==> flow/design.v <==
module calculator(
	input newkey,
	input [4:0] keycode,
	input clk,
	input rst,
	output reg [19:0] x,
	output reg led							 
	);
	localparam PLUS = 1'd0;					 
	localparam TIMES = 1'd1;				 
	localparam CLEAR20 = 20'd0;				 
	localparam CLEAR2 = 2'd0;				 
	localparam CLEAR1 = 1'd0;				 
	reg [19:0] y;
	reg op;
	reg [19:0] nextX;
	reg [19:0] nextY;
	reg nextOp;
	reg nextLED;
	reg [2:0] select;
	wire [19:0] sum;
	wire [19:0] product;
	wire [19:0] result;
	wire [19:0] ovp;						 
	wire ovs;								 
	always @ (posedge clk)
		begin
			if (rst)
				begin
					x <= CLEAR20;
					y <= CLEAR20;
					op <= CLEAR1;
					led <= CLEAR1;
				end
			else
				begin
					x <= nextX;
					y <= nextY;
					op <= nextOp;
					led <= nextLED;
				end
		end
  always @ (select, x, y, op, led, result, ovp, ovs, keycode)
		case(select)
			3'd0:						 
				begin
              		nextX = x;
					nextY = y;
					nextOp = op;
					nextLED = led;
				end
			3'd1:						 
				begin
              		nextX = CLEAR20;
					nextY = x;
					nextOp = PLUS;
					nextLED = CLEAR1;
				end
			3'd2:						 
				begin
              		nextX = CLEAR20;
					nextY = x;
					nextOp = TIMES;
					nextLED = CLEAR1;
				end
			3'd3:						 
				begin
              		nextX = result;
					nextY = y;
					nextOp = op;
					nextLED = op ? (ovp != 0) : ovs;
				end	
			3'd4:						 
				begin
              		nextX = CLEAR20;
					nextY = CLEAR20;
					nextOp = CLEAR1;				 
					nextLED = CLEAR1;
				end
			3'd7:						 
				begin
              		nextX = {x[15:0],keycode[3:0]};	 
					nextY = y;
					nextOp = op;
					nextLED = CLEAR1;
				end
			default:					 
				begin
              		nextX = x;
					nextY = y;
					nextOp = op;
					nextLED = led;
				end
		endcase
	always @ (newkey, keycode)
		begin
			if(!newkey)	select <= 3'd0;				 
			else if(keycode[4]) select <= 3'd7;		 
			else select <= keycode[2:0];			 
		end
	assign result = op ? product : sum;				 
	assign {ovp, product} = x * y;					 
	assign {ovs, sum} = x + y;						 
endmodule	
Tool chain data of calculator
Tool output for the design above, in the order of the flow.
Lines are those of the file above, counted from 1.
Operators: Yosys type, input widths -> output width; for muxes data width and select width s.
Cell names lack the library's common part.
Not given: n/a
Inputs
  top: calculator
  clock port: clk
  library: sky130hd
  timing corner: tt_025C_1v80

After elaboration
Counts by Yosys on the flattened word-level netlist (proc, flatten, opt, wreduce; memories kept). Register bits leave out memories and registers merged into their read ports (data or address). Print and check cells are left out. Cells with the same type and inputs are merged into one.
Bit counts
  bits in registers: 42
  output and inout port bits: 21
Operators by class
  add/subtract/negate cells: 1
  multiply operators: 1
  eq/ne operators: 5
  mux-type cells: 8
  reductions and logical operators: 9
Operators with widths (number)
  $mul 20x20->40: 1
  $pmux 20 s3: 1
  $pmux 20 s2: 1
  $add 20x20->21: 1
  $reduce_bool 20->1: 1
  $mux 20: 1
  $reduce_bool 2->1: 3
  $eq 3x2->1 const B: 2
  $eq 3x3->1 const B: 2
  $mux 3: 2
  $reduce_or 2->1: 2
  $reduce_or 4->1: 1
  $pmux 1 s2: 2
  $eq 3x1->1 const B: 1
  $reduce_bool 3->1: 1
  $reduce_or 3->1: 1
  $mux 1: 1

Logic depth
Yosys ltp: most cells in a row. Word level: on the elaborated netlist, between registers, memories and ports. Mapped: between sequential cells and ports; inverters and the memories' decode and read muxes count.
Logic depth
  depth in word-level cells: 5
  ABC_AREA: 0
  gate-level depth with buffers: 27
  mapped depth without buffers: 26

Netlist
The flow's flattened synthesis, as Yosys stat reports it; memories are mapped. The netlist is that of the ABC_AREA named above (0 if unset); the other value can give another one.
Mapped netlist
  cells in the netlist: 1871
  mapped area: 16344.4 um^2
  sequential part of the area: 840.8 um^2
  mapped flip-flops: 42
  buffer cells: 112
Cells by type
  fa_1: number 321, total area 6.43E+03 um^2
  ha_1: number 170, total area 2127.04 um^2
  and2_1: number 216, total area 1.35E+03 um^2
  inv_1: number 326, total area 1.22E+03 um^2
  dfxtp_1: number 42, total area 840.806 um^2
  nand2_1: number 224, total area 840.806 um^2
  clkbuf_1: number 107, total area 401.635 um^2
  a21oi_1: number 64, total area 320.307 um^2
  o221a_2: number 21, total area 236.477 um^2
  o21ai_0: number 41, total area 205.197 um^2
  xnor2_1: number 23, total area 201.443 um^2
  nor2_1: number 49, total area 183.926 um^2
  a21o_1: number 20, total area 150.144 um^2
  xor2_1: number 16, total area 140.134 um^2
  nor3_1: number 25, total area 125.12 um^2
  a211oi_1: number 12, total area 90.086 um^2
  nand3_1: number 18, total area 90.086 um^2
  o21a_1: number 12, total area 90.086 um^2
Other cell types: 63; their cells: 164.

Worst setup path after synthesis
OpenSTA on the mapped netlist: ideal clock, no wires. The path of least setup slack (recovery checks aside). Input and output delay are each 20% of the period. Register names are those of the netlist, which keeps one name where synthesis merged equal registers.
Path after synthesis
  path kind: reg2reg
  from: register x[12]
  to: register led
  clock period: 10.0 ns
  library setup time: 0.125 ns
  time at the first pin: 0.000 ns
  arrival: 6.779 ns
  data required time: 9.875 ns
  setup slack: 3.096 ns
  path delay: 6.904 ns
  stages: 25
  synthesis period reached: 6.904 ns
"path delay" is the arrival time less input delay plus setup time.
"stages" counts driving pins, that of a launching flip-flop among them; a cell with two outputs on the path counts twice.
"synthesis period reached" = period - worst setup slack (recovery checks aside). The figure is calculated, with input and output delays left at 20% of the set period.
Between the ends stands the longest chain of elaborated cells between them, by number of cells; it is not shown to be the way that was timed. Of several equally long chains one is given.
A line is the first line of the expression or statement that the cell stems from. Yosys adds cells for indexed reads and writes and turns some case tables into memories.
Between the ends, after synthesis
  path through: dfxtp_1 > clkbuf_1 > and2_1 > fa_1 > fa_1 > inv_1 > fa_1 > inv_1 > fa_1 > fa_1 > fa_1 > inv_1 > fa_1 > inv_1 > ha_1 > clkbuf_1 > nand3_1 > or4b_1 > and3b_1 > a21oi_1 > mux2i_1 > a211oi_1 > or4_4 > nor4_2 > a21oi_1
  length of the longest elaborated chain: 4
  elaborated cells between the ends (all ways): 5
  classes of those cells: 1 x add/sub; 1 x mul; 2 x mux; 1 x reduce/logical
RTL lines, path after synthesis
  start, declared: RTL line 6  | output reg [19:0] x,
  start, assigned: RTL line 30  | x <= CLEAR20;
  start, assigned: RTL line 37  | x <= nextX;
  $mul 20x20->40: RTL line 102
  $reduce_bool 20->1: RTL line 71  | nextLED = op ? (ovp != 0) : ovs;
  $mux 1: RTL line 71
  $pmux 1 s2: RTL line 44  | case(select)
  end, assigned: RTL line 33  | led <= CLEAR1;
  end, assigned: RTL line 40  | led <= nextLED;
  end, declared: RTL line 7  | output reg led

Timing after layout
Path of least setup slack in the final report of flow run 1 (OpenROAD, finished layout, wires in). Where an end is a register, its clock arrival counts in the times.
Path post-layout
  path kind: reg2reg
  from: register x[8]
  to: register led
  clock period: 13.3 ns
  library setup time: 0.11 ns
  time at the first pin: 0.29 ns
  arrival: 7.89 ns
  data required time: 13.48 ns
  setup slack: 5.59 ns
  stages: 23
Between the ends stands the longest chain of elaborated cells between them, by number of cells; it is not shown to be the way that was timed. Of several equally long chains one is given.
Between the ends, post-layout
  path through: dfxtp_1 > and2_1 > fa_1 > inv_1 > fa_1 > fa_1 > fa_1 > inv_1 > fa_1 > fa_1 > inv_1 > fa_1 > inv_1 > ha_1 > nand3_1 > or4b_1 > and3b_1 > a21oi_1 > mux2i_1 > a211oi_1 > or4_4 > nor4_2 > a21oi_1
  length of the longest elaborated chain: 4
  elaborated cells between the ends (all ways): 5
  classes of those cells: 1 x add/sub; 1 x mul; 2 x mux; 1 x reduce/logical
RTL lines, path post-layout
  start, declared: RTL line 6  | output reg [19:0] x,
  start, assigned: RTL line 30  | x <= CLEAR20;
  start, assigned: RTL line 37  | x <= nextX;
  $mul 20x20->40: RTL line 102
  $reduce_bool 20->1: RTL line 71  | nextLED = op ? (ovp != 0) : ovs;
  $mux 1: RTL line 71
  $pmux 1 s2: RTL line 44  | case(select)
  end, assigned: RTL line 33  | led <= CLEAR1;
  end, assigned: RTL line 40  | led <= nextLED;
  end, declared: RTL line 7  | output reg led

Subject: calculator on sky130hd, stored results

Hello all,

Measured results for calculator: 2 stored runs of the Yosys and OpenROAD flow on sky130hd. The settings differ; the order carries no meaning. The constraints put input and output delay at 20% of the set period each and load the outputs with 0.01 pF.
"achieved clock period" is the run's clock period less its worst setup slack. It is reckoned from that one timing run; input and output delays stay at 20% of the period that was set.
"worst setup path time": the worst setup path's part of the clock period (all of it between registers, 20% less for each end at a port) less its slack. A launch clock that arrives late makes it longer, a capture clock that arrives late makes it shorter.
"power": no workload was simulated; the value follows from the tool's default switching activity.

Flow run 1
==> flow/run.sh <==
#!/bin/bash
# the make line also repeats the synthesis and layout settings of config.mk as NAME=value (left out here)
make -C /OpenROAD-flow-scripts/flow DESIGN_CONFIG=/design/flow/config.mk WORK_HOME=/design/flow/orfs CLKGATE_MAP_FILE= finish
==> flow/config.mk <==
export PLATFORM = sky130hd
export DESIGN_NAME = calculator
export DESIGN_NICKNAME = calculator
export VERILOG_FILES = /design/flow/design.v
export SDC_FILE = /design/flow/constraint.sdc
export NUM_CORES = 4
export LEC_CHECK = 0
export CAP_MARGIN = 20
export CORE_ASPECT_RATIO = 1.42
export CORE_MARGIN = 6
export CORE_UTILIZATION = 45
export CTS_CLUSTER_DIAMETER = 333
export GPL_ROUTABILITY_DRIVEN = 0
export HOLD_SLACK_MARGIN = 0.12
export MAX_ROUTING_LAYER = met4
export MIN_ROUTING_LAYER = met1
export SETUP_SLACK_MARGIN = 3.1
export SLEW_MARGIN = 15
export TNS_END_PERCENT = 95
==> flow/constraint.sdc <==
create_clock -name core_clock -period 13.3 [get_ports {clk}]
set_input_delay 2.6600 -clock core_clock [delete_from_list [all_inputs] [get_ports {clk}]]
set_output_delay 2.6600 -clock core_clock [all_outputs]
set_load 0.01 [all_outputs]

==> results of flow run 1 <==
chip area after synthesis (Yosys): 16344.4 um^2
die area: 41108.5 um^2
standard-cell area of the final layout: 17175.2 um^2
utilization: 0.484
worst setup slack after layout: 5.588 ns
worst hold slack: 0.556 ns
power: 0.6774 mW
achieved clock period: 7.712 ns
worst setup path time: 7.71 ns
worst setup path kind: reg2reg

Flow run 2
==> flow/run.sh <==
#!/bin/bash
# the make line also repeats the synthesis and layout settings of config.mk as NAME=value (left out here)
make -C /OpenROAD-flow-scripts/flow DESIGN_CONFIG=/design/flow/config.mk WORK_HOME=/design/flow/orfs CLKGATE_MAP_FILE= finish
==> flow/config.mk <==
export PLATFORM = sky130hd
export DESIGN_NAME = calculator
export DESIGN_NICKNAME = calculator
export VERILOG_FILES = /design/flow/design.v
export SDC_FILE = /design/flow/constraint.sdc
export NUM_CORES = 4
export LEC_CHECK = 0
export CAP_MARGIN = 20
export CORE_ASPECT_RATIO = 1.42
export CORE_MARGIN = 6
export CORE_UTILIZATION = 45
export CTS_CLUSTER_DIAMETER = 333
export GPL_ROUTABILITY_DRIVEN = 1
export HOLD_SLACK_MARGIN = 0.12
export MAX_ROUTING_LAYER = met5
export MIN_ROUTING_LAYER = met1
export SETUP_SLACK_MARGIN = 3.13
export SLEW_MARGIN = 15
export TNS_END_PERCENT = 95
==> flow/constraint.sdc <==
create_clock -name core_clock -period 13.3 [get_ports {clk}]
set_input_delay 2.6600 -clock core_clock [delete_from_list [all_inputs] [get_ports {clk}]]
set_output_delay 2.6600 -clock core_clock [all_outputs]
set_load 0.01 [all_outputs]

==> results of flow run 2 <==
chip area after synthesis (Yosys): 16344.4 um^2
die area: 41108.5 um^2
standard-cell area of the final layout: 17176.5 um^2
utilization: 0.484
worst setup slack after layout: 5.526 ns
worst hold slack: 0.561 ns
power: 0.6742 mW
achieved clock period: 7.774 ns
worst setup path time: 7.77 ns
worst setup path kind: reg2reg

Thanks
